==> flow/design.v <==
module sig_altmult_add
(
	input signed [15:0] dataa, datab, datac, datad,
	input 		clock, aclr,
	output reg 	[32:0] result
);
	reg signed	[15:0] dataa_reg, datab_reg, datac_reg, datad_reg;
	reg signed	[31:0] mult0_result, mult1_result;
	always @ (posedge clock or posedge aclr) begin
    	if (aclr) begin
			dataa_reg <= {16{1'b0}};
			datab_reg <= {16{1'b0}};
			datac_reg <= {16{1'b0}};
			datad_reg <= {16{1'b0}};
			mult0_result <= {32{1'b0}};
			mult1_result <= {32{1'b0}};
			result <= {33{1'b0}};
		end
		else begin
			dataa_reg <= dataa;
			datab_reg <= datab;
			datac_reg <= datac;
			datad_reg <= datad;
			mult0_result <= dataa_reg * datab_reg;
			mult1_result <= datac_reg * datad_reg;
			result <= mult0_result + mult1_result;
		end
	end
endmodule
Tool chain data of sig_altmult_add
Tool output for the design above, in the order of the flow.
Line numbers count from 1 in the design file above.
Operators: Yosys type, input widths -> output width; for muxes data width and select width s.
Library cell names are shortened.
{ "inputs": {"top": "sig_altmult_add", "clock": "clock", "cell_library": "sky130hd", "corner": "tt_025C_1v80"} }

After elaboration
Counts by Yosys on the flattened word-level netlist (proc, flatten, opt, wreduce; memories kept). Register bits leave out memories and registers merged into their read ports (data or address); mux counts leave out enables and synchronous resets folded into registers. Print and check cells are left out. Cells with the same type and inputs are merged into one.
{ "classes": {"add_sub_neg": 1, "mul": 2} }
{ "ops": {"columns": ["operator", "n"], "rows": [
  ["$mul 16x16->32", 2],
  ["$add 32x32->33", 1]
]} }
{ "bits": {"register_bits": 161, "inputBits": 66, "wordCells": 10} }

Longest topological paths
Longest topological path by Yosys (ltp), each cell counted once; first at word level (registers and memories cut), then after technology mapping (sequential cells cut; the memories' decode and read muxes count).
{ "logic_depth": {"word_depth": 1, "abc_area": 0, "mapped_depth": 24, "ltp_nobuf": 23} }

Synthesis result
Source: synth_stat.txt of the flow (Yosys; design flattened, memories mapped). It holds for the ABC_AREA given above (unset counts as 0); a run with the other value may have another netlist.
{ "synth_totals": {"mapped_cells": 2596, "mapped_area_um2": 25525.7, "seq_area_um2": 4028.9, "ffs": 161, "buffers": 76} }
{ "types": {"columns": ["type", "n"], "rows": [
  ["fa_1", 525],
  ["dfrtp_1", 161],
  ["ha_1", 196],
  ["inv_1", 617],
  ["and2_1", 246],
  ["nand2_1", 275],
  ["xnor2_1", 66],
  ["a21oi_1", 59],
  ["nor2_1", 75],
  ["a21o_1", 37],
  ["clkbuf_1", 69],
  ["xor2_1", 23],
  ["o21ai_0", 31],
  ["o21a_1", 15],
  ["nand2b_1", 17],
  ["nor3_1", 20],
  ["nand3_1", 17],
  ["a31oi_1", 13]
]} }
Not listed: further types 53, cells in them 134.

Timing after synthesis
Path of least setup slack by OpenSTA after synthesis, without wires, with an ideal clock, recovery checks aside; 20% of the period is set as input and as output delay. Where synthesis merged equal registers, the netlist keeps one of their names.
{ "synth_path": {"kind": "reg2reg", "startpoint": "register datac_reg[15]", "endpoint": "register mult1_result[31]", "clock_period_ns": 7.0, "setup_time_ns": 0.080, "t_first_pin_ns": 0.000, "t_arrival_ns": 6.199, "required_time_ns": 6.920, "setup_slack_ns": 0.721, "path_delay_ns": 6.279, "stages": 22, "period_less_setup_slack_ns": 6.279} }
"path_delay_ns" = arrival - input delay + setup time.
"stages": output pins that drive a net of the path, with the launching flip-flop's if there is one; two outputs of one cell count as two.
"period_less_setup_slack_ns" is the clock period less the worst setup slack; recovery checks do not enter. This is arithmetic on one report: input and output delays are still those of the set period (20% each).
Between the ends stands the longest chain of elaborated cells between them, by number of cells; it is not shown to be the way that was timed. Of several equally long chains one is given.
A line is the first line of the expression or statement that the cell stems from. Yosys adds cells for indexed reads and writes and turns some case tables into memories.
{ "synth_between": {"path_cell_list": "dfrtp_1 > clkbuf_1 > nand2_1 > inv_1 > fa_1 > fa_1 > fa_1 > fa_1 > fa_1 > inv_1 > fa_1 > inv_1 > ha_1 > clkbuf_1 > o21a_1 > o21ai_0 > o221a_2 > a21boi_0 > a2111oi_2 > o31ai_1 > a21oi_1 > xnor2_1", "elab_chain_len": 1} }
{ "synth_rtl": {"columns": ["element", "line_no", "source"], "rows": [
  ["from (decl)", 7, "reg signed [15:0] dataa_reg, datab_reg, datac_reg, datad_reg;"],
  ["from (assign)", 13, "datac_reg <= {16{1'b0}};"],
  ["from (assign)", 22, "datac_reg <= datac;"],
  ["$mul 16x16->32", 25, "mult1_result <= datac_reg * datad_reg;"],
  ["to (assign)", 16, "mult1_result <= {32{1'b0}};"],
  ["to (assign)", 25, null],
  ["to (decl)", 8, "reg signed [31:0] mult0_result, mult1_result;"]
]} }

Path in the finished layout
Path of least setup slack in the final report of entry A (OpenROAD, finished layout, wires in). Where an end is a register, its clock arrival counts in the times.
{ "layout_path": {"kind": "reg2reg", "startpoint": "register dataa_reg[11]", "endpoint": "register mult0_result[28]", "clock_period_ns": 6.78, "setup_time_ns": 0.13, "t_first_pin_ns": 0.48, "t_arrival_ns": 6.84, "required_time_ns": 7.13, "setup_slack_ns": 0.29, "stages": 19} }
Between the ends stands the longest chain of elaborated cells between them, by number of cells; it is not shown to be the way that was timed. Of several equally long chains one is given.
{ "layout_between": {"path_cell_list": "dfrtp_1 > nand2_1 > fa_1 > fa_1 > fa_1 > inv_1 > fa_1 > fa_1 > inv_1 > fa_1 > inv_1 > ha_1 > a2111o_1 > or3_1 > nand4_1 > o21bai_1 > a221oi_1 > o41ai_1 > xor2_1", "elab_chain_len": 1} }
{ "layout_rtl": {"columns": ["element", "line_no", "source"], "rows": [
  ["from (decl)", 7, "reg signed [15:0] dataa_reg, datab_reg, datac_reg, datad_reg;"],
  ["from (assign)", 11, "dataa_reg <= {16{1'b0}};"],
  ["from (assign)", 20, "dataa_reg <= dataa;"],
  ["$mul 16x16->32", 24, "mult0_result <= dataa_reg * datab_reg;"],
  ["to (assign)", 15, "mult0_result <= {32{1'b0}};"],
  ["to (assign)", 24, null],
  ["to (decl)", 8, "reg signed [31:0] mult0_result, mult1_result;"]
]} }

FLOW RESULTS
============

Settings and measured results of 4 stored flow runs for module sig_altmult_add (sky130hd), not sorted in any way. The constraints put input and output delay at 20% of the set period each and load the outputs with 0.01 pF.
"reached clock period" = clock period - worst setup slack. The figure is calculated, with input and output delays left at 20% of the set period.
"critical setup path time" = time allowed to the worst setup path (clock period - input delay - output delay, where it has them) - its slack; a late launch clock adds to it, a late capture clock takes from it.

==> entry A: settings <==
{ "CORE_UTILIZATION": 40, "period_ns": 6.78, "CAP_MARGIN": 20, "CORE_MARGIN": 2, "SLEW_MARGIN": 20 }
==> entry A: results <==
synthesis area: 25525.7 um2
area inside the die boundary: 65851.3 um2
standard-cell area of the final layout: 28189.5 um2
final design utilization: 44.7 %
worst slack on setup checks: 0.287 ns
setup TNS: 0.000 ns
final worst hold slack: 0.486 ns
reached clock period: 6.493 ns
critical setup path time: 6.49 ns
class of the worst setup path: reg2reg

==> entry B: settings <==
{ "ABC_AREA": 1, "CAP_MARGIN": 10, "CELL_PAD_IN_SITES_DETAIL_PLACEMENT": 2, "CELL_PAD_IN_SITES_GLOBAL_PLACEMENT": 3, "CORE_MARGIN": 5, "CORE_UTILIZATION": 47, "CTS_CLUSTER_DIAMETER": 60, "GPL_ROUTABILITY_DRIVEN": 1, "GPL_TIMING_DRIVEN": 0, "HOLD_SLACK_MARGIN": 0.15, "MAX_ROUTING_LAYER": "met5", "MIN_ROUTING_LAYER": "met2", "PLACE_DENSITY_LB_ADDON": 0.19, "SETUP_SLACK_MARGIN": 0.72, "SLEW_MARGIN": 20, "period_ns": 3.95 }
==> entry B: results <==
did not finish, placement stopped with FLW-0024

==> entry C: settings <==
{ "CAP_MARGIN": 10, "CELL_PAD_IN_SITES_DETAIL_PLACEMENT": 2, "CELL_PAD_IN_SITES_GLOBAL_PLACEMENT": 3, "CORE_MARGIN": 5, "CORE_UTILIZATION": 47, "CTS_CLUSTER_DIAMETER": 46, "GPL_ROUTABILITY_DRIVEN": 1, "GPL_TIMING_DRIVEN": 1, "HOLD_SLACK_MARGIN": 0.15, "MAX_ROUTING_LAYER": "met4", "MIN_ROUTING_LAYER": "met2", "PLACE_DENSITY": 0.52, "SETUP_SLACK_MARGIN": 0.72, "SLEW_MARGIN": 20, "period_ns": 5.24 }
==> entry C: results <==
did not finish, clock tree synthesis stopped with DPL-0033

==> entry D: settings <==
{ "ABC_AREA": 0, "CELL_PAD_IN_SITES_DETAIL_PLACEMENT": 1, "CORE_ASPECT_RATIO": 0.76, "CORE_UTILIZATION": 18, "PLACE_DENSITY_LB_ADDON": 0.04, "SETUP_SLACK_MARGIN": -0.53, "period_ns": 7.12, "CAP_MARGIN": 20, "CORE_MARGIN": 2, "SLEW_MARGIN": 20 }
==> entry D: results <==
synthesis area: 25525.7 um2
area inside the die boundary: 144865.0 um2
standard-cell area of the final layout: 29688.5 um2
final design utilization: 21.1 %
worst slack on setup checks: 0.160 ns
setup TNS: 0.000 ns
final worst hold slack: 0.507 ns
reached clock period: 6.960 ns
critical setup path time: 6.96 ns
class of the worst setup path: reg2reg
